==> flow/design.v <==
`timescale 1ns / 1ps
module complex_multiplier#(parameter INPUT_DATA_WIDTH = 16)
    (
        input  wire                                    i_clk,
        input  wire                                    i_rst,
        input  wire signed [INPUT_DATA_WIDTH-1:0]      i_real_h,
        input  wire signed [INPUT_DATA_WIDTH-1:0]      i_imag_h,
        input  wire signed [INPUT_DATA_WIDTH-1:0]      i_real_y,
        input  wire signed [INPUT_DATA_WIDTH-1:0]      i_imag_y,
        output reg  signed [INPUT_DATA_WIDTH*2:0]      o_real,
        output reg  signed [INPUT_DATA_WIDTH*2:0]      o_imag
    );
    reg signed [INPUT_DATA_WIDTH*2-1:0] ac;
    reg signed [INPUT_DATA_WIDTH*2-1:0] ad;
    reg signed [INPUT_DATA_WIDTH*2-1:0] cb;
    reg signed [INPUT_DATA_WIDTH*2-1:0] bd;
    always@(posedge i_clk) begin
        if(i_rst)begin
            o_real <= 0;
            o_imag <= 0;
            ac     <= 0;
            ad     <= 0;
            cb     <= 0;
            bd     <= 0;
        end         
        else begin
            ac <= i_real_h * i_real_y;
            ad <= i_real_h * i_imag_y;
            cb <= i_real_y * i_imag_h;
            bd <= i_imag_h * i_imag_y;
            o_real <= ac - bd;
            o_imag <= ad + cb;
        end
    end
endmodule
# [Tool chain data of complex_multiplier]
# What the tools print for complex_multiplier, step after step.
# Line numbers count from 1 in the design file above.
# Not given: --
[setup] top="complex_multiplier" clk_port="i_clk" cell_library="sky130hd" corner="tt_025C_1v80"

# [Word level]
# Yosys after proc, flatten, opt, wreduce and memory -nomap, before mapping. Enables and synchronous resets that opt folds into registers are not counted as muxes. Memory bits, and registers merged into a memory's read port (data or address), are not among the register bits. Print and check cells are not counted. Equal cells are merged and count once.
[classes] add_sub_neg=2 multipliers=4 n_div=0 compare=0 n_eq=0 n_shift=0 muxes=0 bitwise=0 n_reduce_logical=0
[op_table] op="multiplier 16 x 16 -> 32 bit" n=4
[op_table] op="adder 32 x 32 -> 33 bit" n=1
[op_table] op="subtractor 32 x 32 -> 33 bit" n=1
[bits] register_bits=194 latchBits=0 ramBits=0 romBits=0 clocked_rd_ports_x_width=0 memories=0 inputBits=66 output_inout_bits=66 wordCells=12

# [Logic depth]
# Yosys ltp: most cells in a row. Word level: on the elaborated netlist, between registers, memories and ports. Mapped: between sequential cells and ports; inverters and the memories' decode and read muxes count.
[logic_depth] depth_word=1 ABC_AREA=0 mapped_depth=25 mapped_depth_nobuf=24

# [Mapped cells and area]
# Yosys stat after the flow's synthesis: flattened, memories mapped to cells. It holds for the ABC_AREA given above (unset counts as 0); a run with the other value may have another netlist.
[mapped] stdcells=5189 synth_area_um2=47160.2 seq_area_um2=3883.7 ff_cells=194 n_buf=218
[types] cell="sky130_fd_sc_hd__fa_1" n=1050
[types] cell="sky130_fd_sc_hd__ha_1" n=392
[types] cell="sky130_fd_sc_hd__inv_1" n=1204
[types] cell="sky130_fd_sc_hd__dfxtp_1" n=194
[types] cell="sky130_fd_sc_hd__and2_1" n=514
[types] cell="sky130_fd_sc_hd__nand2_1" n=531
[types] cell="sky130_fd_sc_hd__nor2_1" n=244
[types] cell="sky130_fd_sc_hd__xnor2_1" n=104
[types] cell="sky130_fd_sc_hd__clkbuf_1" n=214
[types] cell="sky130_fd_sc_hd__a21oi_1" n=114
[types] cell="sky130_fd_sc_hd__xor2_1" n=56
[types] cell="sky130_fd_sc_hd__a21o_1" n=64
[types] cell="sky130_fd_sc_hd__o21ai_0" n=76
[types] cell="sky130_fd_sc_hd__o21a_1" n=35
[types] cell="sky130_fd_sc_hd__nor2b_1" n=40
[types] cell="sky130_fd_sc_hd__nor3_1" n=50
[types] cell="sky130_fd_sc_hd__nand2b_1" n=31
[types] cell="sky130_fd_sc_hd__a211oi_1" n=25
# Other cell types: 55; their cells: 251.

# [Worst setup path after synthesis]
# Source: OpenSTA report_checks on the synthesized netlist (no wires, ideal clock, input and output delay 20% of the period each), path of least setup slack; recovery checks are left aside. Register names are those of the netlist, which keeps one name where synthesis merged equal registers.
[synth_timing] kind="input port to flip-flop" from="input i_real_h[15]" to="register ad[30]" clock_period_ns=10.0 launch_ns=2.000 arrival_ns=7.827 path_slack_ns=2.053 delay_ns=5.948 path_stages=21 n_path_buf=1 period_less_setup_slack_ns=7.947
# "delay_ns" = arrival - input delay + setup time.
# "path_stages": output pins that drive a net of the path, with the launching flip-flop's if there is one; two outputs of one cell count as two.
# "period_less_setup_slack_ns" = period - worst setup slack (recovery checks aside). The figure is calculated, with input and output delays left at 20% of the set period.
# Between the ends stands the longest chain of elaborated cells between them, by number of cells; it is not shown to be the way that was timed. Of several equally long chains one is given.
# A line is the first line of the expression or statement that the cell stems from. Yosys adds cells for indexed reads and writes and turns some case tables into memories.
[synth_between] cell_sequence="sky130_fd_sc_hd__clkbuf_1 > sky130_fd_sc_hd__nand2_1 > sky130_fd_sc_hd__inv_1 > sky130_fd_sc_hd__fa_1 > sky130_fd_sc_hd__fa_1 > sky130_fd_sc_hd__fa_1 > sky130_fd_sc_hd__fa_1 > sky130_fd_sc_hd__fa_1 > sky130_fd_sc_hd__inv_1 > sky130_fd_sc_hd__fa_1 > sky130_fd_sc_hd__inv_1 > sky130_fd_sc_hd__ha_1 > sky130_fd_sc_hd__a21o_1 > sky130_fd_sc_hd__a21o_1 > sky130_fd_sc_hd__a21o_1 > sky130_fd_sc_hd__a221o_1 > sky130_fd_sc_hd__a311o_1 > sky130_fd_sc_hd__a21oi_1 > sky130_fd_sc_hd__nor2_1 > sky130_fd_sc_hd__o41ai_1 > sky130_fd_sc_hd__mux2_2" elab_chain_len=1
[synth_lines] element="start: declaration" line_no=6 source="input  wire signed [INPUT_DATA_WIDTH-1:0]      i_real_h,"
[synth_lines] element="multiplier 16 x 16 -> 32 bit" line_no=28 source="ad <= i_real_h * i_imag_y;"
[synth_lines] element="end: assignment" line_no=22 source="ad     <= 0;"
[synth_lines] element="end: assignment" line_no=28
[synth_lines] element="end: declaration" line_no=14 source="reg signed [INPUT_DATA_WIDTH*2-1:0] ad;"

# [Path in the finished layout]
# From the final timing report of run 1: the path of least setup slack in the routed layout; clock arrival at registers is part of the times.
[layout_timing] kind="input port to flip-flop" from="input i_imag_h[7]" to="register bd[28]" clock_period_ns=9.0 launch_ns=1.80 arrival_ns=8.71 path_slack_ns=0.64 path_stages=24 n_path_buf=2
# Between the ends stands the longest chain of elaborated cells between them, by number of cells; it is not shown to be the way that was timed. Of several equally long chains one is given.
[layout_between] cell_sequence="sky130_fd_sc_hd__clkdlybuf4s50_1 > sky130_fd_sc_hd__buf_4 > sky130_fd_sc_hd__nand2_1 > sky130_fd_sc_hd__fa_1 > sky130_fd_sc_hd__inv_1 > sky130_fd_sc_hd__fa_1 > sky130_fd_sc_hd__inv_1 > sky130_fd_sc_hd__fa_1 > sky130_fd_sc_hd__inv_1 > sky130_fd_sc_hd__fa_1 > sky130_fd_sc_hd__fa_1 > sky130_fd_sc_hd__inv_1 > sky130_fd_sc_hd__fa_1 > sky130_fd_sc_hd__inv_1 > sky130_fd_sc_hd__ha_1 > sky130_fd_sc_hd__a21o_1 > sky130_fd_sc_hd__a21o_1 > sky130_fd_sc_hd__or3_1 > sky130_fd_sc_hd__or3_1 > sky130_fd_sc_hd__nand2_1 > sky130_fd_sc_hd__o211ai_1 > sky130_fd_sc_hd__a41oi_1 > sky130_fd_sc_hd__xor2_1 > sky130_fd_sc_hd__nor2_1" elab_chain_len=1
[layout_lines] element="start: declaration" line_no=7 source="input  wire signed [INPUT_DATA_WIDTH-1:0]      i_imag_h,"
[layout_lines] element="multiplier 16 x 16 -> 32 bit" line_no=30 source="bd <= i_imag_h * i_imag_y;"
[layout_lines] element="end: assignment" line_no=24 source="bd     <= 0;"
[layout_lines] element="end: assignment" line_no=30
[layout_lines] element="end: declaration" line_no=16 source="reg signed [INPUT_DATA_WIDTH*2-1:0] bd;"

# Module complex_multiplier, platform sky130hd: 3 stored runs of the flow (Yosys, OpenROAD) with differing settings, in no particular order. Input and output delays are each 20% of the period that was set; the output load is 0.01 pF.
# "achieved_period_ns" is the run's clock period less its worst setup slack. It is reckoned from that one timing run; input and output delays stay at 20% of the period that was set.
# "worst_path_allowed_less_slack_ns" is the time allowed to the run's worst setup path (the clock period less input and output delay, where it has them) less its slack. Clock arrival times count: a late capture clock shortens it, a late launch clock lengthens it.
run="run 1" settings CORE_UTILIZATION=40 period_ns=9.0 CAP_MARGIN=20 CORE_MARGIN=2 SLEW_MARGIN=20
run="run 1" results fin_util_pct=44.4 final_hold_ws_ns=0.544 layout_stdcell_area_um2=51744.6 synthesis_area_um2=47160.2 final_setup_tns_ns=0.000 total_die_area_um2=120662.0 worst_path_allowed_less_slack_ns=6.56 timing.worst_path_kind="input port to flip-flop" worst_setup_slack_ns=0.645 achieved_period_ns=8.355
run="run 2" settings ABC_AREA=1 CAP_MARGIN=15 CORE_UTILIZATION=40 CTS_CLUSTER_SIZE=55 GPL_ROUTABILITY_DRIVEN=1 MIN_ROUTING_LAYER="met2" TNS_END_PERCENT=90 period_ns=8.47 CORE_MARGIN=2 SLEW_MARGIN=20
run="run 2" results fin_util_pct=43.9 final_hold_ws_ns=0.522 layout_stdcell_area_um2=56890.8 synthesis_area_um2=52351.5 final_setup_tns_ns=0.000 total_die_area_um2=133788.0 worst_path_allowed_less_slack_ns=6.26 timing.worst_path_kind="input port to flip-flop" worst_setup_slack_ns=0.515 achieved_period_ns=7.955
run="run 3" settings ABC_AREA=1 CELL_PAD_IN_SITES_DETAIL_PLACEMENT=2 CELL_PAD_IN_SITES_GLOBAL_PLACEMENT=1 CORE_ASPECT_RATIO=1.03 CORE_MARGIN=8 CORE_UTILIZATION=52 CTS_CLUSTER_SIZE=54 GPL_ROUTABILITY_DRIVEN=0 PLACE_DENSITY_LB_ADDON=0.11 SETUP_SLACK_MARGIN=0.67 SLEW_MARGIN=25 period_ns=14.3 CAP_MARGIN=20
run="run 3" outcome="no final report: placement broke off with DPL-0033"
